==> flow/design.v <==
module fix_mul(
	output reg overflow, 
	output reg [16-1:0] z, 
	input [16-1:0] a, b 
);
reg sign;
reg [16-1:0] abs_a, abs_b;
reg [2*16-1:0] abs_r_result;
always@(*) begin
	sign = a[16-1] ^ b[16-1];
	abs_a = a[16-1] ? ~a + 1 : a;
	abs_b = b[16-1] ? ~b + 1 : b;
	abs_r_result = abs_a[16-1:0] * abs_b[16-1:0];
	z = sign ? ~abs_r_result[16-1+10:10] + 1 : abs_r_result[16-1+10:10];
	if(abs_r_result[2*16-2:16-1+10] > 0) overflow = 1'b1;
	else overflow = 1'b0;
end
endmodule
module fix_div(
	output reg overflow, 
	output reg [16-1:0] z, 
	input [16-1:0] a, b 
);
reg sign;
reg [2*16-1:0] abs_a;
reg [16-1:0] abs_b;
reg [2*16-1:0] abs_r_result;
always@(*) begin
	sign = a[16-1] ^ b[16-1];
	abs_a[16-1:0] = 0;
	abs_a[16-1+10:10] = a[16-1] ? ~a + 1 : a;
	abs_a[2*16-1:16+10] = 0;
	abs_b = b[16-1] ? ~b + 1 : b;
	abs_r_result = abs_a[2*16-1:0] / {{16{1'b0}},abs_b[16-1:0]};
	z = sign ? ~abs_r_result[16-1:0] + 1 : abs_r_result[16-1:0];
	if(abs_r_result[2*16-2:16] > 0 || abs_b == 0) overflow = 1'b1;
	else overflow = 1'b0;
end
endmodule
module fix_add(
	output reg overflow, 
	output reg [16-1:0] z, 
	input [16-1:0] a, b 
);
reg [16:0] ext_a, ext_b, r_result;
always@(*) begin
	ext_a = {a[16-1],a};
	ext_b = {b[16-1],b};
	r_result = ext_a + ext_b;
	z = r_result[16-1:0];
	if(r_result[16] != r_result[16-1]) overflow = 1'b1;
	else overflow = 1'b0;
end
endmodule
module fix_mac(	 
	output overflow, 
	output [16-1:0] z, 
	input [16-1:0] a, b, c 
);
wire u_fix_mul_overflow;
wire [16-1:0] u_fix_mul_z;
fix_mul u_fix_mul(
	.overflow(u_fix_mul_overflow), 
	.z(u_fix_mul_z), 
	.a(a), .b(b) 
);
wire u_fix_add_overflow;
wire [16-1:0] u_fix_add_z;
fix_add u_fix_add(
	.overflow(u_fix_add_overflow), 
	.z(u_fix_add_z), 
	.a(u_fix_mul_z), .b(c) 
);
assign z = u_fix_add_z;
assign overflow = u_fix_mul_overflow | u_fix_add_overflow;
endmodule
module fix_sdc(	 
	output overflow, 
	output [16-1:0] z, 
	input [16-1:0] a, b, c 
);
wire [16-1:0] minus_b = ~b + 1;
wire u_fix_sub_overflow;
wire [16-1:0] u_fix_sub_z;
fix_add u_fix_sub(
	.overflow(u_fix_sub_overflow), 
	.z(u_fix_sub_z), 
	.a(a), .b(minus_b) 
);
wire u_fix_div_overflow;
wire [16-1:0] u_fix_div_z;
fix_div u_fix_div(
	.overflow(u_fix_div_overflow), 
	.z(u_fix_div_z), 
	.a(u_fix_sub_z), .b(c) 
);
assign z = u_fix_div_z;
assign overflow = u_fix_sub_overflow | u_fix_div_overflow;
endmodule
module fixu(
	output reg ack, 
	output reg overflow, 
	output reg [16-1:0] z, 
	input [16-1:0] a, b, c, 
	input fn, 
	input req, 
	input enable, 
	input rstn, clk 
);
reg [16-1:0] u_fix_mac_a, u_fix_mac_b, u_fix_mac_c;
wire [16-1:0] u_fix_mac_z;
wire u_fix_mac_overflow;
fix_mac u_fix_mac(
	.a(u_fix_mac_a), .b(u_fix_mac_b), .c(u_fix_mac_c), 
	.z(u_fix_mac_z), .overflow(u_fix_mac_overflow) 
);
reg [16-1:0] u_fix_sdc_a, u_fix_sdc_b, u_fix_sdc_c;
wire [16-1:0] u_fix_sdc_z;
wire u_fix_sdc_overflow;
fix_sdc u_fix_sdc(
	.a(u_fix_sdc_a), .b(u_fix_sdc_b), .c(u_fix_sdc_c), 
	.z(u_fix_sdc_z), .overflow(u_fix_sdc_overflow)
);
reg [1:0] req_d;
always@(negedge rstn or posedge clk) begin
	if(!rstn) req_d <= 2'b00;
	else if(enable) begin
		req_d[1] <= req_d[0];
		req_d[0] <= req;
	end
end
wire req_x = ^req_d;
reg [4:0] cnt;
always@(negedge rstn or posedge clk) begin
	if(!rstn) begin
		cnt <= 5'd0;
		ack <= 1'b0;
		z <= 0;
		overflow <= 1'b0;
	end
	else if(enable) begin
		if(cnt == 5'd0) begin
			if(req_x) begin
				case(fn)
					1'd0: begin
						cnt <= 5'd2;
						u_fix_mac_a <= a;
						u_fix_mac_b <= b;
						u_fix_mac_c <= c;
					end
					1'd1: begin
						cnt <= 5'd10;
						u_fix_sdc_a <= a;
						u_fix_sdc_b <= b;
						u_fix_sdc_c <= c;
					end
					default: begin
						u_fix_mac_a <= u_fix_mac_a;
						u_fix_mac_b <= u_fix_mac_b;
						u_fix_mac_c <= u_fix_mac_c;
						u_fix_sdc_a <= u_fix_sdc_a;
						u_fix_sdc_b <= u_fix_sdc_b;
						u_fix_sdc_c <= u_fix_sdc_c;
					end
				endcase
			end
		end
		else begin
			cnt <= cnt - 5'd1;
			if(cnt == 5'd1) begin
				ack <= ~ack;
				case(fn)
					1'd0: begin
						z <= u_fix_mac_z;
						overflow <= u_fix_mac_overflow;
					end
					1'd1: begin
						z <= u_fix_sdc_z;
						overflow <= u_fix_sdc_overflow;
					end
					default: begin
						z <= z;
						overflow <= overflow;
					end
				endcase
			end
		end
	end
end
endmodule
module fix_hpf_table(
	input sel_hpf_0p008, sel_hpf_0p002, sel_hpf_0p00025, 
	output [15:0] hpf_b1, hpf_b2, 
	output [15:0] hpf_a1, hpf_a2
);
assign hpf_b1 = sel_hpf_0p008 ? 16'd732		: sel_hpf_0p002 ? 16'd931	: sel_hpf_0p00025 ? 16'd1011	: 16'd1024;
assign hpf_b2 = sel_hpf_0p008 ? -16'd732	: sel_hpf_0p002 ? -16'd931	: sel_hpf_0p00025 ? -16'd1011	: 16'd1024;
assign hpf_a1 = sel_hpf_0p008 ? -16'd1024	: sel_hpf_0p002 ? -16'd1024	: sel_hpf_0p00025 ? -16'd1024	: 16'd1024;
assign hpf_a2 = sel_hpf_0p008 ? 16'd441		: sel_hpf_0p002 ? 16'd838	: sel_hpf_0p00025 ? 16'd998		: 16'd1024;
endmodule
module fix_lpf_table(
	input sel_lpf_0p1875, sel_lpf_0p325, sel_lpf_0p75, 
	output [15:0] lpf_b1, lpf_b2, lpf_b3, lpf_b4, lpf_b5, lpf_b6, 
	output [15:0] lpf_a1, lpf_a2, lpf_a3, lpf_a4, lpf_a5, lpf_a6
);
assign lpf_b1 = sel_lpf_0p1875 ? 16'd30		: sel_lpf_0p325 ? 16'd54	: sel_lpf_0p75 ? 16'd321	: 16'd1024;
assign lpf_b2 = sel_lpf_0p1875 ? -16'd55	: sel_lpf_0p325 ? -16'd3	: sel_lpf_0p75 ? 16'd1362	: 16'd1024;
assign lpf_b3 = sel_lpf_0p1875 ? 16'd33		: sel_lpf_0p325 ? 16'd56	: sel_lpf_0p75 ? 16'd2518	: 16'd1024;
assign lpf_b4 = sel_lpf_0p1875 ? 16'd33		: sel_lpf_0p325 ? 16'd56	: sel_lpf_0p75 ? 16'd2518	: 16'd1024;
assign lpf_b5 = sel_lpf_0p1875 ? -16'd55	: sel_lpf_0p325 ? -16'd3	: sel_lpf_0p75 ? 16'd1362	: 16'd1024;
assign lpf_b6 = sel_lpf_0p1875 ? 16'd30		: sel_lpf_0p325 ? 16'd54	: sel_lpf_0p75 ? 16'd321	: 16'd1024;
assign lpf_a1 = sel_lpf_0p1875 ? 16'd1024	: sel_lpf_0p325 ? 16'd1024	: sel_lpf_0p75 ? 16'd1024	: 16'd1024;
assign lpf_a2 = sel_lpf_0p1875 ? -16'd3507	: sel_lpf_0p325 ? -16'd2266	: sel_lpf_0p75 ? 16'd2270	: 16'd1024;
assign lpf_a3 = sel_lpf_0p1875 ? 16'd5000	: sel_lpf_0p325 ? 16'd2479	: sel_lpf_0p75 ? 16'd2647	: 16'd1024;
assign lpf_a4 = sel_lpf_0p1875 ? -16'd3656	: sel_lpf_0p325 ? -16'd1413	: sel_lpf_0p75 ? 16'd1729	: 16'd1024;
assign lpf_a5 = sel_lpf_0p1875 ? 16'd1366	: sel_lpf_0p325 ? 16'd444	: sel_lpf_0p75 ? 16'd631	: 16'd1024;
assign lpf_a6 = sel_lpf_0p1875 ? -16'd206	: sel_lpf_0p325 ? -16'd53	: sel_lpf_0p75 ? 16'd100	: 16'd1024;
endmodule
module fix_audio_ns(
	output reg ack, 
	output reg overflow, 
	output reg [16-1:0] tx_data, 
	input [16-1:0] rx_data, 
	input [16+16+16+4-1:0] conf, 
	input req, 
	input enable, 
	input rstn, clk 
);
reg [5:0] cst;
localparam
	st_error = (53^(53>>1)),
	st_done = (52^(52>>1)),
	st_vol = (51^(51>>1)), st_load_vol = (50^(50>>1)),
	st_vol_idle = (49^(49>>1)),
	st_kal_update_eec = (48^(48>>1)), st_kal_update_load_eec = (47^(47>>1)),
	st_kal_update_es = (46^(46>>1)), st_kal_update_load_es = (45^(45>>1)),
	st_kal_update_k = (44^(44>>1)),
	st_kal_update_k_load = (43^(43>>1)), st_kal_update_k_1 = (42^(42>>1)),
	st_kal_idle = (40^(40>>1)),
	st_lpf_y0 = (38^(38>>1)), st_lpf_a1 = (37^(37>>1)), 
	st_lpf_a6 = (36^(36>>1)), st_lpf_load_a6 = (35^(35>>1)), 
	st_lpf_a5 = (34^(34>>1)), st_lpf_load_a5 = (33^(33>>1)), 
	st_lpf_a4 = (32^(32>>1)), st_lpf_load_a4 = (31^(31>>1)), 
	st_lpf_a3 = (30^(30>>1)), st_lpf_load_a3 = (29^(29>>1)), 
	st_lpf_a2 = (28^(28>>1)), st_lpf_load_a2 = (27^(27>>1)), 
	st_lpf_b6 = (26^(26>>1)), st_lpf_load_b6 = (25^(25>>1)), 
	st_lpf_b5 = (24^(24>>1)), st_lpf_load_b5 = (23^(23>>1)), 
	st_lpf_b4 = (22^(22>>1)), st_lpf_load_b4 = (21^(21>>1)), 
	st_lpf_b3 = (20^(20>>1)), st_lpf_load_b3 = (19^(19>>1)), 
	st_lpf_b2 = (18^(18>>1)), st_lpf_load_b2 = (17^(17>>1)), 
	st_lpf_b1 = (16^(16>>1)), st_lpf_load_b1 = (15^(15>>1)), 
	st_lpf_shift = (14^(14>>1)),
	st_hpf_y0 = (13^(13>>1)),
	st_hpf_a1 = (12^(12>>1)), st_hpf_load_a1 = (11^(11>>1)), 
	st_hpf_a2 = (10^(10>>1)), st_hpf_load_a2 = (09^(09>>1)), 
	st_hpf_b2 = (08^(08>>1)), st_hpf_load_b2 = (07^(07>>1)), 
	st_hpf_b1 = (06^(06>>1)), st_hpf_load_b1 = (05^(05>>1)), 
	st_hpf_shift = (04^(04>>1)),
	st_in_vol = (03^(03>>1)), st_load_in_vol = (02^(02>>1)),
	st_in_vol_idle = (01^(01>>1)),
	st_idle = (00^(00>>1));
wire [1:0] sel_hpf = conf[1:0];
wire sel_hpf_0p008 = sel_hpf == 2'b11;
wire sel_hpf_0p002 = sel_hpf == 2'b10;
wire sel_hpf_0p00025 = sel_hpf == 2'b01;
wire disable_hpf = sel_hpf == 2'b00;
wire [15:0] hpf_b1, hpf_b2, hpf_a1, hpf_a2;
fix_hpf_table u_fix_hpf_table(
	sel_hpf_0p008, sel_hpf_0p002, sel_hpf_0p00025, 
	hpf_b1, hpf_b2, 
	hpf_a1, hpf_a2
);
wire [1:0] sel_lpf = conf[3:2];
wire sel_lpf_0p75 = sel_lpf == 2'b01;
wire sel_lpf_0p325 = sel_lpf == 2'b10;
wire sel_lpf_0p1875 = sel_lpf == 2'b11;
wire disable_lpf = sel_lpf == 2'b00;
wire [15:0] lpf_b1, lpf_b2, lpf_b3, lpf_b4, lpf_b5, lpf_b6;
wire [15:0] lpf_a1, lpf_a2, lpf_a3, lpf_a4, lpf_a5, lpf_a6;
fix_lpf_table u_fix_lpf_table(
	sel_lpf_0p1875, sel_lpf_0p325, sel_lpf_0p75, 
	lpf_b1, lpf_b2, lpf_b3, lpf_b4, lpf_b5, lpf_b6, 
	lpf_a1, lpf_a2, lpf_a3, lpf_a4, lpf_a5, lpf_a6
);
wire [16-1:0] kal_pnc = conf[16+4-1:4];
wire disable_kal = kal_pnc == {16{1'b0}};
wire [16-1:0] kal_mnc = 16'd1024;
wire [16-1:0] vol = conf[16+16+4-1:16+4];
wire disable_vol = vol == 16'd1024;
wire [16-1:0] in_vol = conf[16+16+16+4-1:16+16+4];
wire disable_in_vol = in_vol == 16'd1024;
wire u_fixu_ack;
wire u_fixu_overflow;
wire [16-1:0] u_fixu_z;
reg [16-1:0] u_fixu_a, u_fixu_b, u_fixu_c;
reg u_fixu_fn;
reg u_fixu_req;
fixu u_fixu(
	.ack(u_fixu_ack), 
	.overflow(u_fixu_overflow), 
	.z(u_fixu_z), 
	.a(u_fixu_a), .b(u_fixu_b), .c(u_fixu_c), 
	.fn(u_fixu_fn), 
	.req(u_fixu_req), 
	.enable(enable), 
	.rstn(rstn), .clk(clk) 
);
reg [1:0] req_d, u_fixu_ack_d;
always@(negedge rstn or posedge clk) begin
	if(!rstn) begin
		req_d <= 2'b00;
		u_fixu_ack_d <= 2'b00;
	end
	else if(enable) begin
		req_d[1] <= req_d[0];
		req_d[0] <= req;
		u_fixu_ack_d[1] <= u_fixu_ack_d[0];
		u_fixu_ack_d[0] <= u_fixu_ack;
	end
end
wire req_x = ^req_d;
wire u_fixu_ack_x = ^u_fixu_ack_d;
reg [16-1:0] data;
reg [16-1:0] hpf_x0, hpf_x1;
reg [16-1:0] hpf_y0, hpf_y1;
reg [16-1:0] lpf_x0, lpf_x1, lpf_x2, lpf_x3, lpf_x4, lpf_x5;
reg [16-1:0] lpf_y0, lpf_y1, lpf_y2, lpf_y3, lpf_y4, lpf_y5;
reg [15:0] kal_k, kal_es, kal_eec;
wire [15:0] kal_es_nst = kal_es;
wire [15:0] kal_eec_nst = kal_eec + kal_pnc;
always@(negedge rstn or posedge clk) begin
	if(!rstn) begin
		cst <= st_idle;
		data <= 0;
		u_fixu_fn <= 1'b0;
		u_fixu_req <= 1'b0;
		u_fixu_a <= 0;
		u_fixu_b <= 0;
		u_fixu_c <= 0;
		hpf_x0 <= 0; hpf_x1 <= 0;
		hpf_y0 <= 0; hpf_y1 <= 0;
		lpf_x0 <= 0; lpf_x1 <= 0; lpf_x2 <= 0; lpf_x3 <= 0; lpf_x4 <= 0; lpf_x5 <= 0;
		lpf_y0 <= 0; lpf_y1 <= 0; lpf_y2 <= 0; lpf_y3 <= 0; lpf_y4 <= 0; lpf_y5 <= 0;
		kal_k <= 0; kal_es <= 0; kal_eec <= 0;
		overflow <= 1'b0;
		ack <= 1'b0;
	end
	else if(enable) begin
		case(cst)
			st_idle: 
				if(req_x) begin
					cst <= st_in_vol_idle;
					data <= rx_data;
					overflow <= 1'b0;
				end
			st_in_vol_idle: begin
				if(disable_in_vol) cst <= st_hpf_shift;
				else cst <= st_load_in_vol;
			end
			st_load_in_vol: begin
				cst <= st_in_vol;
				u_fixu_fn <= 1'b0;
				u_fixu_req <= ~u_fixu_req;
				u_fixu_a <= data;
				u_fixu_b <= in_vol;
				u_fixu_c <= 0;
			end
			st_in_vol:
				if(u_fixu_ack_x) begin
					if(u_fixu_overflow) cst <= st_error;
					else begin
						cst <= st_hpf_shift;
						data <= u_fixu_z;
					end
				end
			st_hpf_shift: begin
				if(disable_hpf) cst <= st_lpf_shift;
				else cst <= st_hpf_load_b1;
				hpf_x0 <= data; hpf_x1 <= hpf_x0;
				hpf_y1 <= hpf_y0;
			end
			st_hpf_load_b1: begin
				cst <= st_hpf_b1;
				u_fixu_fn <= 1'b0;
				u_fixu_req <= ~u_fixu_req;
				u_fixu_a <= hpf_b1;
				u_fixu_b <= hpf_x0;
				u_fixu_c <= 0;
			end
			st_hpf_b1: 
				if(u_fixu_ack_x) begin
					if(u_fixu_overflow) cst <= st_error;
					else cst <= st_hpf_load_b2;
				end
			st_hpf_load_b2: begin
				cst <= st_hpf_b2;
				u_fixu_fn <= 1'b0;
				u_fixu_req <= ~u_fixu_req;
				u_fixu_a <= hpf_b2;
				u_fixu_b <= hpf_x1;
				u_fixu_c <= u_fixu_z;
			end
			st_hpf_b2: 
				if(u_fixu_ack_x) begin
					if(u_fixu_overflow) cst <= st_error;
					else begin
						cst <= st_hpf_load_a2;
						data <= u_fixu_z;
					end
				end
			st_hpf_load_a2: begin
				cst <= st_hpf_a2;
				u_fixu_fn <= 1'b0;
				u_fixu_req <= ~u_fixu_req;
				u_fixu_a <= hpf_a2;
				u_fixu_b <= hpf_y1;
				u_fixu_c <= 0;
			end
			st_hpf_a2: 
				if(u_fixu_ack_x) begin
					if(u_fixu_overflow) cst <= st_error;
					else cst <= st_hpf_load_a1;
				end
			st_hpf_load_a1: begin
				cst <= st_hpf_y0;
				u_fixu_fn <= 1'b1;
				u_fixu_req <= ~u_fixu_req;
				u_fixu_a <= data;
				u_fixu_b <= u_fixu_z;
				u_fixu_c <= hpf_a1;
			end
			st_hpf_y0: 
				if(u_fixu_ack_x) begin
					if(u_fixu_overflow) cst <= st_error;
					else begin
						cst <= st_lpf_shift;
						hpf_y0 <= u_fixu_z;
						data <= u_fixu_z;
					end
				end
			st_lpf_shift: begin
				if(disable_lpf) cst <= st_kal_idle;
				else cst <= st_lpf_load_b1;
				lpf_x0 <= data;
				lpf_x1 <= lpf_x0; lpf_x2 <= lpf_x1; lpf_x3 <= lpf_x2; lpf_x4 <= lpf_x3; lpf_x5 <= lpf_x4;
				lpf_y1 <= lpf_y0; lpf_y2 <= lpf_y1; lpf_y3 <= lpf_y2; lpf_y4 <= lpf_y3; lpf_y5 <= lpf_y4;
			end
			st_lpf_load_b1: begin
				cst <= st_lpf_b1;
				u_fixu_fn <= 1'b0;
				u_fixu_req <= ~u_fixu_req;
				u_fixu_a <= lpf_b1;
				u_fixu_b <= lpf_x0;
				u_fixu_c <= 0;
			end
			st_lpf_b1: 
				if(u_fixu_ack_x) begin
					if(u_fixu_overflow) cst <= st_error;
					else cst <= st_lpf_load_b2;
				end
			st_lpf_load_b2: begin
				cst <= st_lpf_b2;
				u_fixu_fn <= 1'b0;
				u_fixu_req <= ~u_fixu_req;
				u_fixu_a <= lpf_b2;
				u_fixu_b <= lpf_x1;
				u_fixu_c <= u_fixu_z;
			end
			st_lpf_b2: 
				if(u_fixu_ack_x) begin
					if(u_fixu_overflow) cst <= st_error;
					else cst <= st_lpf_load_b3;
				end
			st_lpf_load_b3: begin
				cst <= st_lpf_b3;
				u_fixu_fn <= 1'b0;
				u_fixu_req <= ~u_fixu_req;
				u_fixu_a <= lpf_b3;
				u_fixu_b <= lpf_x2;
				u_fixu_c <= u_fixu_z;
			end
			st_lpf_b3: 
				if(u_fixu_ack_x) begin
					if(u_fixu_overflow) cst <= st_error;
					else cst <= st_lpf_load_b4;
				end
			st_lpf_load_b4: begin
				cst <= st_lpf_b4;
				u_fixu_fn <= 1'b0;
				u_fixu_req <= ~u_fixu_req;
				u_fixu_a <= lpf_b4;
				u_fixu_b <= lpf_x3;
				u_fixu_c <= u_fixu_z;
			end
			st_lpf_b4: 
				if(u_fixu_ack_x) begin
					if(u_fixu_overflow) cst <= st_error;
					else cst <= st_lpf_load_b5;
				end
			st_lpf_load_b5: begin
				cst <= st_lpf_b5;
				u_fixu_fn <= 1'b0;
				u_fixu_req <= ~u_fixu_req;
				u_fixu_a <= lpf_b5;
				u_fixu_b <= lpf_x4;
				u_fixu_c <= u_fixu_z;
			end
			st_lpf_b5: 
				if(u_fixu_ack_x) begin
					if(u_fixu_overflow) cst <= st_error;
					else cst <= st_lpf_load_b6;
				end
			st_lpf_load_b6: begin
				cst <= st_lpf_b6;
				u_fixu_fn <= 1'b0;
				u_fixu_req <= ~u_fixu_req;
				u_fixu_a <= lpf_b6;
				u_fixu_b <= lpf_x5;
				u_fixu_c <= u_fixu_z;
			end
			st_lpf_b6: 
				if(u_fixu_ack_x) begin
					if(u_fixu_overflow) cst <= st_error;
					else begin
						cst <= st_lpf_load_a2;
						data <= u_fixu_z;
					end
				end
			st_lpf_load_a2: begin
				cst <= st_lpf_a2;
				u_fixu_fn <= 1'b0;
				u_fixu_req <= ~u_fixu_req;
				u_fixu_a <= lpf_a2;
				u_fixu_b <= lpf_y1;
				u_fixu_c <= 0;
			end
			st_lpf_a2: 
				if(u_fixu_ack_x) begin
					if(u_fixu_overflow) cst <= st_error;
					else cst <= st_lpf_load_a3;
				end
			st_lpf_load_a3: begin
				cst <= st_lpf_a3;
				u_fixu_fn <= 1'b0;
				u_fixu_req <= ~u_fixu_req;
				u_fixu_a <= lpf_a3;
				u_fixu_b <= lpf_y2;
				u_fixu_c <= u_fixu_z;
			end
			st_lpf_a3: 
				if(u_fixu_ack_x) begin
					if(u_fixu_overflow) cst <= st_error;
					else cst <= st_lpf_load_a4;
				end
			st_lpf_load_a4: begin
				cst <= st_lpf_a4;
				u_fixu_fn <= 1'b0;
				u_fixu_req <= ~u_fixu_req;
				u_fixu_a <= lpf_a4;
				u_fixu_b <= lpf_y3;
				u_fixu_c <= u_fixu_z;
			end
			st_lpf_a4: 
				if(u_fixu_ack_x) begin
					if(u_fixu_overflow) cst <= st_error;
					else cst <= st_lpf_load_a5;
				end
			st_lpf_load_a5: begin
				cst <= st_lpf_a5;
				u_fixu_fn <= 1'b0;
				u_fixu_req <= ~u_fixu_req;
				u_fixu_a <= lpf_a5;
				u_fixu_b <= lpf_y4;
				u_fixu_c <= u_fixu_z;
			end
			st_lpf_a5: 
				if(u_fixu_ack_x) begin
					if(u_fixu_overflow) cst <= st_error;
					else cst <= st_lpf_load_a6;
				end
			st_lpf_load_a6: begin
				cst <= st_lpf_a6;
				u_fixu_fn <= 1'b0;
				u_fixu_req <= ~u_fixu_req;
				u_fixu_a <= lpf_a6;
				u_fixu_b <= lpf_y5;
				u_fixu_c <= u_fixu_z;
			end
			st_lpf_a6: 
				if(u_fixu_ack_x) begin
					if(u_fixu_overflow) cst <= st_error;
					else cst <= st_lpf_a1;
				end
			st_lpf_a1: begin
				cst <= st_lpf_y0;
				u_fixu_fn <= 1'b1;
				u_fixu_req <= ~u_fixu_req;
				u_fixu_a <= data;
				u_fixu_b <= u_fixu_z;
				u_fixu_c <= lpf_a1;
			end
			st_lpf_y0: 
				if(u_fixu_ack_x) begin
					if(u_fixu_overflow) cst <= st_error;
					else begin
						cst <= st_kal_idle;
						lpf_y0 <= u_fixu_z;
						data <= u_fixu_z;
					end
				end
			st_kal_idle: begin
				if(disable_kal) cst <= st_vol_idle;
				else cst <= st_kal_update_k_1;
			end
			st_kal_update_k_1: begin
				cst <= st_kal_update_k_load;
				kal_k <= kal_eec_nst + kal_mnc;
			end
			st_kal_update_k_load: begin
				cst <= st_kal_update_k;
				u_fixu_fn <= 1'b1;
				u_fixu_req <= ~u_fixu_req;
				u_fixu_a <= kal_eec_nst;
				u_fixu_b <= 0;
				u_fixu_c <= kal_k;
			end
			st_kal_update_k: 
				if(u_fixu_ack_x) begin
					if(u_fixu_overflow) cst <= st_error;
					else begin
						cst <= st_kal_update_load_es;
						kal_k <= u_fixu_z;
					end
				end
			st_kal_update_load_es: begin
				cst <= st_kal_update_es;
				u_fixu_fn <= 1'b0;
				u_fixu_req <= ~u_fixu_req;
				u_fixu_a <= kal_k;
				u_fixu_b <= data + (~kal_es_nst + 1);
				u_fixu_c <= kal_es_nst;
			end
			st_kal_update_es: 
				if(u_fixu_ack_x) begin
					if(u_fixu_overflow) cst <= st_error;
					else begin
						cst <= st_kal_update_load_eec;
						kal_es <= u_fixu_z;
					end
				end
			st_kal_update_load_eec: begin
				cst <= st_kal_update_eec;
				u_fixu_fn <= 1'b0;
				u_fixu_req <= ~u_fixu_req;
				u_fixu_a <= ~kal_k + 1;
				u_fixu_b <= kal_eec_nst;
				u_fixu_c <= kal_eec_nst;
			end
			st_kal_update_eec: 
				if(u_fixu_ack_x) begin
					if(u_fixu_overflow) cst <= st_error;
					else begin
						cst <= st_vol_idle;
						kal_eec <= u_fixu_z;
						data <= kal_es;
					end
				end
			st_vol_idle: begin
				if(disable_vol) cst <= st_done;
				else cst <= st_load_vol;
			end
			st_load_vol: begin
				cst <= st_vol;
				u_fixu_fn <= 1'b0;
				u_fixu_req <= ~u_fixu_req;
				u_fixu_a <= data;
				u_fixu_b <= vol;
				u_fixu_c <= 0;
			end
			st_vol:
				if(u_fixu_ack_x) begin
					if(u_fixu_overflow) cst <= st_error;
					else begin
						cst <= st_done;
						data <= u_fixu_z;
					end
				end
			st_error: begin
				cst <= st_done;
				overflow <= 1'b1;
			end
			st_done: begin
				cst <= st_idle;
				tx_data <= data;
				ack <= ~ack;
			end
			default: cst <= st_idle;
		endcase
	end
end
endmodule
Subject: tool reports on fix_audio_ns

Hi,

Reports on fix_audio_ns --
Tool output for the design above before and after an edit, in the order of the flow. "unedited" refers to lines of the RTL above, "edited" to lines of the edited file. "change" is "edited" less "unedited", of the values as shown; "rel. change" is that difference over "unedited", in percent. Cell names lack the library's common part. A cell with -- has no value.
Inputs: top fix_audio_ns, clock port clk, standard-cell library sky130hd, library corner tt_025C_1v80

The edit --
Unified diff, file above to edited file. The edit is scripted: it alters the design's behaviour and was not made to optimise anything.
begin of diff
@@ -49,5 +49,5 @@
 	r_result = ext_a + ext_b;
 	z = r_result[16-1:0];
-	if(r_result[16] != r_result[16-1]) overflow = 1'b1;
+	if(r_result[16] == r_result[16-1]) overflow = 1'b1;
 	else overflow = 1'b0;
 end
end of diff

Elaborated design --
Source: Yosys, flattened and elaborated, memories not mapped. Widths are those after wreduce. Registers that Yosys merges into a memory's read port (data or address) are not register bits. Print and check cells do not count. Equal cells are merged and count once.
Word-level totals:
- flip-flop bits (word level) | unedited 519, edited 519, change 0, rel. change 0.00%
- output and inout port bits | unedited 18, edited 18, change 0, rel. change 0.00%
Operators by class:
- $add $sub $neg | unedited 15, edited 15, change 0, rel. change 0.00%
- multiply operators | unedited 1, edited 1, change 0, rel. change 0.00%
- divide/modulo/power cells | unedited 1, edited 1, change 0, rel. change 0.00%
- magnitude comparators | unedited 2, edited 2, change 0, rel. change 0.00%
- equality and inequality tests | unedited 88, edited 88, change 0, rel. change 0.00%
- muxes and demuxes | unedited 113, edited 113, change 0, rel. change 0.00%
- bitwise logic cells | unedited 19, edited 19, change 0, rel. change 0.00%
- reduce/logical cells | unedited 49, edited 49, change 0, rel. change 0.00%
Operators with widths:
- inequality test 1 bit | unedited 2, edited 0, change -2, rel. change -100.00%
- == test 1 bit | unedited 0, edited 2, change +2
- 2-to-1 mux 16 bit | unedited 36, edited 36, change 0, rel. change 0.00%
- 2-to-1 mux 6 bit | unedited 36, edited 36, change 0, rel. change 0.00%
- inequality test 2 bit with constant B | unedited 25, edited 25, change 0, rel. change 0.00%
- == test 6 bit with constant B | unedited 20, edited 20, change 0, rel. change 0.00%
- == test 6 x 5 -> 1 bit with constant B | unedited 16, edited 16, change 0, rel. change 0.00%
- adder 16 x 1 -> 16 bit with constant B | unedited 9, edited 9, change 0, rel. change 0.00%
- 2-to-1 mux 5 bit | unedited 9, edited 9, change 0, rel. change 0.00%
- inverter 16 bit | unedited 9, edited 9, change 0, rel. change 0.00%
- AND reduction 2 bit | unedited 9, edited 9, change 0, rel. change 0.00%
- == test 6 x 4 -> 1 bit with constant B | unedited 7, edited 7, change 0, rel. change 0.00%
- 2-to-1 mux 1 bit | unedited 6, edited 6, change 0, rel. change 0.00%
- 2-to-1 mux 11 bit | unedited 6, edited 6, change 0, rel. change 0.00%
- inverter 1 bit | unedited 6, edited 6, change 0, rel. change 0.00%
- AND reduction 4 bit | unedited 5, edited 5, change 0, rel. change 0.00%
- == test 2 bit with constant B | unedited 4, edited 4, change 0, rel. change 0.00%
- == test 6 x 3 -> 1 bit with constant B | unedited 4, edited 4, change 0, rel. change 0.00%
- OR reduction 2 bit | unedited 4, edited 4, change 0, rel. change 0.00%
- 2-to-1 mux 12 bit | unedited 3, edited 3, change 0, rel. change 0.00%
- 2-to-1 mux 3 bit | unedited 3, edited 3, change 0, rel. change 0.00%
- parallel mux 1 bit (select 2 bit) | unedited 3, edited 3, change 0, rel. change 0.00%
- AND reduction 3 bit | unedited 3, edited 3, change 0, rel. change 0.00%
- nonzero test 2 bit | unedited 3, edited 3, change 0, rel. change 0.00%
- XOR reduction 2 bit | unedited 3, edited 3, change 0, rel. change 0.00%
- adder 16 bit | unedited 2, edited 2, change 0, rel. change 0.00%
- adder 16 x 16 -> 17 bit | unedited 2, edited 2, change 0, rel. change 0.00%
- == test 16 x 11 -> 1 bit with constant B | unedited 2, edited 2, change 0, rel. change 0.00%
Not every row of either side is listed.

Depth --
Yosys ltp: most cells in a row. Word level: on the elaborated netlist, between registers, memories and ports. Mapped: between sequential cells and ports; inverters and the memories' decode and read muxes count.
Depth:
- depth after elaboration | unedited 12, edited 12, change 0, rel. change 0.00%
- ABC_AREA | unedited 0, edited 0
- gate-level depth with buffers | unedited 489, edited 476, change -13, rel. change -2.66%

Netlist --
The flow's flattened synthesis, as Yosys stat reports it; memories are mapped. The netlist is that of the ABC_AREA named above (0 if unset); the other value can give another one.
Cell types:
- nand2_1 | unedited 743, edited 1230, change +487, rel. change +65.55%
- mux2_2 | unedited 356, edited 204, change -152, rel. change -42.70%
- nor2_1 | unedited 656, edited 577, change -79, rel. change -12.04%
- a31oi_1 | unedited 39, edited 69, change +30, rel. change +76.92%
- a21oi_1 | unedited 453, edited 425, change -28, rel. change -6.18%
- clkbuf_1 | unedited 221, edited 248, change +27, rel. change +12.22%
- and3_1 | unedited 36, edited 59, change +23, rel. change +63.89%
- or3_1 | unedited 66, edited 46, change -20, rel. change -30.30%
- o31ai_1 | unedited 114, edited 96, change -18, rel. change -15.79%
- a21o_1 | unedited 167, edited 182, change +15, rel. change +8.98%
- inv_1 | unedited 387, edited 401, change +14, rel. change +3.62%
- nor2b_1 | unedited 56, edited 68, change +12, rel. change +21.43%
- a21boi_0 | unedited 20, edited 32, change +12, rel. change +60.00%
- a22oi_1 | unedited 67, edited 56, change -11, rel. change -16.42%
- or2_2 | unedited 39, edited 50, change +11, rel. change +28.21%
- a211o_1 | unedited 13, edited 24, change +11, rel. change +84.62%
- xor2_1 | unedited 159, edited 149, change -10, rel. change -6.29%
- nand3_1 | unedited 139, edited 149, change +10, rel. change +7.19%
Not every row of either side is listed.
Mapped netlist:
- cells in the netlist | unedited 7236, edited 7566, change +330, rel. change +4.56%
- chip area (Yosys) (um^2) | unedited 60800.8, edited 61033.5, change +232.7, rel. change +0.38%
- sequential part of the area (um^2) | unedited 13548.0, edited 13548.0, change 0.0, rel. change 0.00%
- mapped flip-flops | unedited 519, edited 519, change 0, rel. change 0.00%
- buffer cells | unedited 286, edited 313, change +27, rel. change +9.44%
The figures by module come from a second, unflattened synthesis with its own total; it is not the netlist above.
Second synthesis, totals:
- cells (unflattened synthesis) | unedited 8246, edited 8246, change 0, rel. change 0.00%
- area total of the unflattened synthesis (um^2) | unedited 66134.7, edited 66134.7, change 0.0, rel. change 0.00%
Rows give one instance, submodules left out.
By module, unedited:
- fix_div | instances 1, cells 3762, area 25976.2 um^2, sequential area 0.0 um^2
- fix_audio_ns | instances 1, cells 2620, area 22685.5 um^2, sequential area 10039.6 um^2
- fix_mul | instances 1, cells 1196, area 9658.0 um^2, sequential area 0.0 um^2
- fixu | instances 1, cells 190, area 4149.0 um^2, sequential area 3508.4 um^2
- fix_add | instances 2, cells 87, area 719.4 um^2, sequential area 0.0 um^2
- fix_lpf_table | instances 1, cells 196, area 1433.9 um^2, sequential area 0.0 um^2
- fix_hpf_table | instances 1, cells 68, area 486.7 um^2, sequential area 0.0 um^2
- fix_sdc | instances 1, cells 39, area 300.3 um^2, sequential area 0.0 um^2
- fix_mac | instances 1, cells 1, area 6.3 um^2, sequential area 0.0 um^2
By module, edited:
- fix_div | instances 1, cells 3762, area 25976.2 um^2, sequential area 0.0 um^2
- fix_audio_ns | instances 1, cells 2620, area 22685.5 um^2, sequential area 10039.6 um^2
- fix_mul | instances 1, cells 1196, area 9658.0 um^2, sequential area 0.0 um^2
- fixu | instances 1, cells 190, area 4149.0 um^2, sequential area 3508.4 um^2
- fix_add | instances 2, cells 87, area 719.4 um^2, sequential area 0.0 um^2
- fix_lpf_table | instances 1, cells 196, area 1433.9 um^2, sequential area 0.0 um^2
- fix_hpf_table | instances 1, cells 68, area 486.7 um^2, sequential area 0.0 um^2
- fix_sdc | instances 1, cells 39, area 300.3 um^2, sequential area 0.0 um^2
- fix_mac | instances 1, cells 1, area 6.3 um^2, sequential area 0.0 um^2

Worst setup path after synthesis --
Source: OpenSTA report_checks on the synthesized netlist (no wires, ideal clock, input and output delay 20% of the period each), path of least setup slack; recovery checks are left aside. Register names are those of the netlist, which keeps one name where synthesis merged equal registers.
Timing post-synthesis:
- path kind | unedited flip-flop to flip-flop, edited flip-flop to flip-flop
- start | unedited reg u_fixu.u_fix_sdc_c[0], edited reg u_fixu.u_fix_sdc_c[0]
- end | unedited reg u_fixu.z[14], edited reg u_fixu.z[14]
- clock period (ns) | unedited 90.0, edited 90.0, change 0.0, rel. change 0.00%
- launch time at the first pin (ns) | unedited 0.000, edited 0.000, change 0.000
- data arrival time (ns) | unedited 92.622, edited 88.764, change -3.858, rel. change -4.17%
- slack (ns) | unedited -2.757, edited 1.102, change +3.859
- path delay (ns) | unedited 92.757, edited 88.898, change -3.859, rel. change -4.16%
- driving pins on the path | unedited 468, edited 456, change -12, rel. change -2.56%
- path buffers | unedited 49, edited 51, change +2, rel. change +4.08%
- synthesis period reached (ns) | unedited 92.757, edited 88.898, change -3.859, rel. change -4.16%
"path delay" is the arrival time less input delay plus setup time. "driving pins on the path": output pins that drive a net of the path, with the launching flip-flop's if there is one; two outputs of one cell count as two. "synthesis period reached" is the clock period less the worst setup slack; recovery checks do not enter. This is arithmetic on one report: input and output delays are still those of the set period (20% each). The rows between start and end are the longest chain of elaborated cells between them; the timing report does not say that the signal goes this way. Where chains are equally long, one stands for them. A line is the first line of the expression or statement that the cell stems from. Yosys adds cells for indexed reads and writes and turns some case tables into memories. A register here has more assigning lines than the two given.
Between the ends, post-synthesis, unedited: path through edfxtp_1 -> clkbuf_1 -> clkbuf_1 -> inv_1 -> clkbuf_1 -> ha_1 -> nor3b_2 -> a41oi_1 -> xnor2_1 -> nand4_2 -> or3_1 -> buf_2 -> or3_1 -> nor2_1 -> ha_1 -> o31ai_1 -> o21ai_0 -> nand2b_1 -> (+432 left out) -> nor2_1 -> a21oi_1 -> ha_1 -> a21o_1 -> a21o_1 -> a21oi_1 -> o211ai_1 -> or3b_2 -> or4_1 -> nand4b_1 -> nor4_1 -> ha_1 -> nand3_1 -> nor2_1 -> a41oi_1 -> xor2_1 -> a21oi_1 -> o21ai_0, cells in the longest elaborated chain 8, elaborated cells on any way between the ends 8, source lines of those cells 4, classes of those cells add/sub (2); div (1); mux (3); logic (2)
RTL lines, path post-synthesis, unedited:
- start, declared | line 117 | reg [16-1:0] u_fix_sdc_a, u_fix_sdc_b, u_fix_sdc_c;
- start, assigned | line 155 | u_fix_sdc_c <= c;
- start, assigned | line 163 | u_fix_sdc_c <= u_fix_sdc_c;
- inverter 16 bit | line 33 | abs_b = b[16-1] ? ~b + 1 : b;
- adder 16 x 1 -> 16 bit | line 33
- 2-to-1 mux 16 bit | line 33
- divider 26 x 16 -> 32 bit | line 34 | abs_r_result = abs_a[2*16-1:0] / {{16{1'b0}},abs_b[16-1:0]};
- inverter 16 bit | line 35 | z = sign ? ~abs_r_result[16-1:0] + 1 : abs_r_result[16-1:0];
- adder 16 x 1 -> 16 bit | line 35
- 2-to-1 mux 16 bit | line 35
- parallel mux 16 bit (select 2 bit) | line 172 | case(fn)
- end, assigned | line 174 | z <= u_fix_mac_z;
- end, assigned | line 178 | z <= u_fix_sdc_z;
- end, declared | line 103 | output reg [16-1:0] z,
Between the ends, post-synthesis, edited: path through edfxtp_1 -> clkbuf_1 -> clkbuf_1 -> inv_1 -> clkbuf_1 -> ha_1 -> clkbuf_1 -> a41oi_1 -> xnor2_2 -> o21a_1 -> nand2_1 -> nor3_1 -> nand3_1 -> nor2_1 -> ha_1 -> nor4b_1 -> nor4_1 -> ha_1 -> (+420 left out) -> o21ai_0 -> ha_1 -> nand4_1 -> or2_2 -> nor2_1 -> a41oi_1 -> o211ai_1 -> nor2_1 -> o211a_1 -> or4b_4 -> a211o_1 -> nor4_4 -> ha_1 -> a31oi_1 -> o21bai_1 -> xnor2_1 -> a21oi_1 -> o21ai_0, cells in the longest elaborated chain 8, elaborated cells on any way between the ends 8, source lines of those cells 4, classes of those cells add/sub (2); div (1); mux (3); logic (2)
RTL lines, path post-synthesis, edited:
- start, declared | line 117 | reg [16-1:0] u_fix_sdc_a, u_fix_sdc_b, u_fix_sdc_c;
- start, assigned | line 155 | u_fix_sdc_c <= c;
- start, assigned | line 163 | u_fix_sdc_c <= u_fix_sdc_c;
- inverter 16 bit | line 33 | abs_b = b[16-1] ? ~b + 1 : b;
- adder 16 x 1 -> 16 bit | line 33
- 2-to-1 mux 16 bit | line 33
- divider 26 x 16 -> 32 bit | line 34 | abs_r_result = abs_a[2*16-1:0] / {{16{1'b0}},abs_b[16-1:0]};
- inverter 16 bit | line 35 | z = sign ? ~abs_r_result[16-1:0] + 1 : abs_r_result[16-1:0];
- adder 16 x 1 -> 16 bit | line 35
- 2-to-1 mux 16 bit | line 35
- parallel mux 16 bit (select 2 bit) | line 172 | case(fn)
- end, assigned | line 174 | z <= u_fix_mac_z;
- end, assigned | line 178 | z <= u_fix_sdc_z;
- end, declared | line 103 | output reg [16-1:0] z,

Timing after layout --
From the final timing report of each run of set A: the path of least setup slack in the routed layout; clock arrival at registers is part of the times.
Timing post-layout:
- path kind | unedited flip-flop to flip-flop, edited flip-flop to flip-flop
- start | unedited reg u_fixu.u_fix_sdc_c[0], edited reg u_fixu.u_fix_sdc_c[5]
- end | unedited reg u_fixu.z[14], edited reg u_fixu.z[14]
- clock period (ns) | unedited 86.2, edited 86.2, change 0.0, rel. change 0.00%
- launch time at the first pin (ns) | unedited 0.63, edited 0.62, change -0.01, rel. change -1.59%
- data arrival time (ns) | unedited 81.65, edited 81.14, change -0.51, rel. change -0.62%
- slack (ns) | unedited 5.05, edited 5.55, change +0.50
- driving pins on the path | unedited 429, edited 425, change -4, rel. change -0.93%
- path buffers | unedited 14, edited 20, change +6, rel. change +42.86%
The rows between start and end are the longest chain of elaborated cells between them; the timing report does not say that the signal goes this way. Where chains are equally long, one stands for them. A register here has more assigning lines than the two given.
Between the ends, post-layout, unedited: path through edfxtp_1 -> buf_4 -> nor4_4 -> a41oi_2 -> xnor2_4 -> nand4_2 -> or3_4 -> or3_1 -> nor2_1 -> ha_1 -> o31ai_1 -> o21ai_0 -> nand2b_1 -> nor2_1 -> ha_1 -> o211a_1 -> a211oi_2 -> nor2_2 -> (+393 left out) -> o21ai_0 -> ha_1 -> a21o_1 -> a21oi_1 -> o21ai_0 -> o21ai_1 -> or3b_2 -> or4_1 -> nand4b_1 -> nor4_2 -> buf_4 -> ha_2 -> nand3_4 -> nor2_4 -> a41oi_1 -> xor2_1 -> a21oi_1 -> o21ai_0, cells in the longest elaborated chain 8, elaborated cells on any way between the ends 8, source lines of those cells 4, classes of those cells add/sub (2); div (1); mux (3); logic (2)
RTL lines, path post-layout, unedited:
- start, declared | line 117 | reg [16-1:0] u_fix_sdc_a, u_fix_sdc_b, u_fix_sdc_c;
- start, assigned | line 155 | u_fix_sdc_c <= c;
- start, assigned | line 163 | u_fix_sdc_c <= u_fix_sdc_c;
- inverter 16 bit | line 33 | abs_b = b[16-1] ? ~b + 1 : b;
- adder 16 x 1 -> 16 bit | line 33
- 2-to-1 mux 16 bit | line 33
- divider 26 x 16 -> 32 bit | line 34 | abs_r_result = abs_a[2*16-1:0] / {{16{1'b0}},abs_b[16-1:0]};
- inverter 16 bit | line 35 | z = sign ? ~abs_r_result[16-1:0] + 1 : abs_r_result[16-1:0];
- adder 16 x 1 -> 16 bit | line 35
- 2-to-1 mux 16 bit | line 35
- parallel mux 16 bit (select 2 bit) | line 172 | case(fn)
- end, assigned | line 174 | z <= u_fix_mac_z;
- end, assigned | line 178 | z <= u_fix_sdc_z;
- end, declared | line 103 | output reg [16-1:0] z,
Between the ends, post-layout, edited: path through edfxtp_1 -> nor4_4 -> buf_6 -> buf_2 -> nand4_1 -> a21boi_2 -> o21a_1 -> nand2_1 -> nor3_4 -> nand3_2 -> nor2_1 -> ha_1 -> o21a_1 -> nor4_2 -> ha_1 -> and2_1 -> or3_1 -> nor3b_1 -> (+389 left out) -> o21ai_0 -> ha_1 -> nand4_1 -> or2_2 -> nor2_1 -> a41oi_1 -> o211ai_1 -> nor2_1 -> o211a_1 -> or4b_4 -> a211o_1 -> nor4_4 -> ha_4 -> a31oi_1 -> o21bai_2 -> xnor2_2 -> a21oi_2 -> o21ai_0, cells in the longest elaborated chain 8, elaborated cells on any way between the ends 8, source lines of those cells 4, classes of those cells add/sub (2); div (1); mux (3); logic (2)
RTL lines, path post-layout, edited:
- start, declared | line 117 | reg [16-1:0] u_fix_sdc_a, u_fix_sdc_b, u_fix_sdc_c;
- start, assigned | line 155 | u_fix_sdc_c <= c;
- start, assigned | line 163 | u_fix_sdc_c <= u_fix_sdc_c;
- inverter 16 bit | line 33 | abs_b = b[16-1] ? ~b + 1 : b;
- adder 16 x 1 -> 16 bit | line 33
- 2-to-1 mux 16 bit | line 33
- divider 26 x 16 -> 32 bit | line 34 | abs_r_result = abs_a[2*16-1:0] / {{16{1'b0}},abs_b[16-1:0]};
- inverter 16 bit | line 35 | z = sign ? ~abs_r_result[16-1:0] + 1 : abs_r_result[16-1:0];
- adder 16 x 1 -> 16 bit | line 35
- 2-to-1 mux 16 bit | line 35
- parallel mux 16 bit (select 2 bit) | line 172 | case(fn)
- end, assigned | line 174 | z <= u_fix_mac_z;
- end, assigned | line 178 | z <= u_fix_sdc_z;
- end, declared | line 103 | output reg [16-1:0] z,

Layout results --
Runs of the flow (Yosys, OpenROAD) on both versions; the two runs of a pair have the same settings. The constraints put input and output delay at 20% of the set period each and load the outputs with 0.01 pF.
Flow settings, set A: CORE_UTILIZATION 40, period_ns 86.2, CAP_MARGIN 20, CORE_MARGIN 2, SLEW_MARGIN 20
Final reports, set A:
- synthesis area (um^2) | unedited 60800.8, edited 61033.5, change +232.7, rel. change +0.38%
- die outline area (um^2) | unedited 155138.0, edited 155725.0, change +587.0, rel. change +0.38%
- standard-cell area after routing (um^2) | unedited 69516.7, edited 69150.1, change -366.6, rel. change -0.53%
- utilization of the finished layout (%) | unedited 45.9, edited 45.6, change -0.3
- lowest setup slack (ns) | unedited 5.052, edited 5.552, change +0.500
- total negative slack (ns) | unedited 0.000, edited 0.000, change 0.000
- worst hold slack after layout (ns) | unedited 0.473, edited 0.462, change -0.011
- achieved clock period (ns) | unedited 81.148, edited 80.648, change -0.500, rel. change -0.62%
Flow settings, set B: CELL_PAD_IN_SITES_DETAIL_PLACEMENT 1, CORE_ASPECT_RATIO 1.36, CORE_MARGIN 8, CORE_UTILIZATION 27, HOLD_SLACK_MARGIN 0.17, PLACE_DENSITY 0.37, SETUP_SLACK_MARGIN -2.0, SLEW_MARGIN 5, period_ns 92.4, CAP_MARGIN 20
Final reports, set B:
- synthesis area (um^2) | unedited 60800.8, edited 61033.5, change +232.7, rel. change +0.38%
- die outline area (um^2) | unedited 240810.0, edited 241698.0, change +888.0, rel. change +0.37%
- standard-cell area after routing (um^2) | unedited 69390.3, edited 69115.0, change -275.3, rel. change -0.40%
- utilization of the finished layout (%) | unedited 30.9, edited 30.7, change -0.2
- lowest setup slack (ns) | unedited 4.494, edited 5.109, change +0.615
- total negative slack (ns) | unedited 0.000, edited 0.000, change 0.000
- worst hold slack after layout (ns) | unedited 0.469, edited 0.459, change -0.010
- achieved clock period (ns) | unedited 87.906, edited 87.291, change -0.615, rel. change -0.70%
By "achieved clock period" is meant the clock period of the run minus its worst setup slack. This is arithmetic on one report: input and output delays are still those of the set period (20% each).

Regards
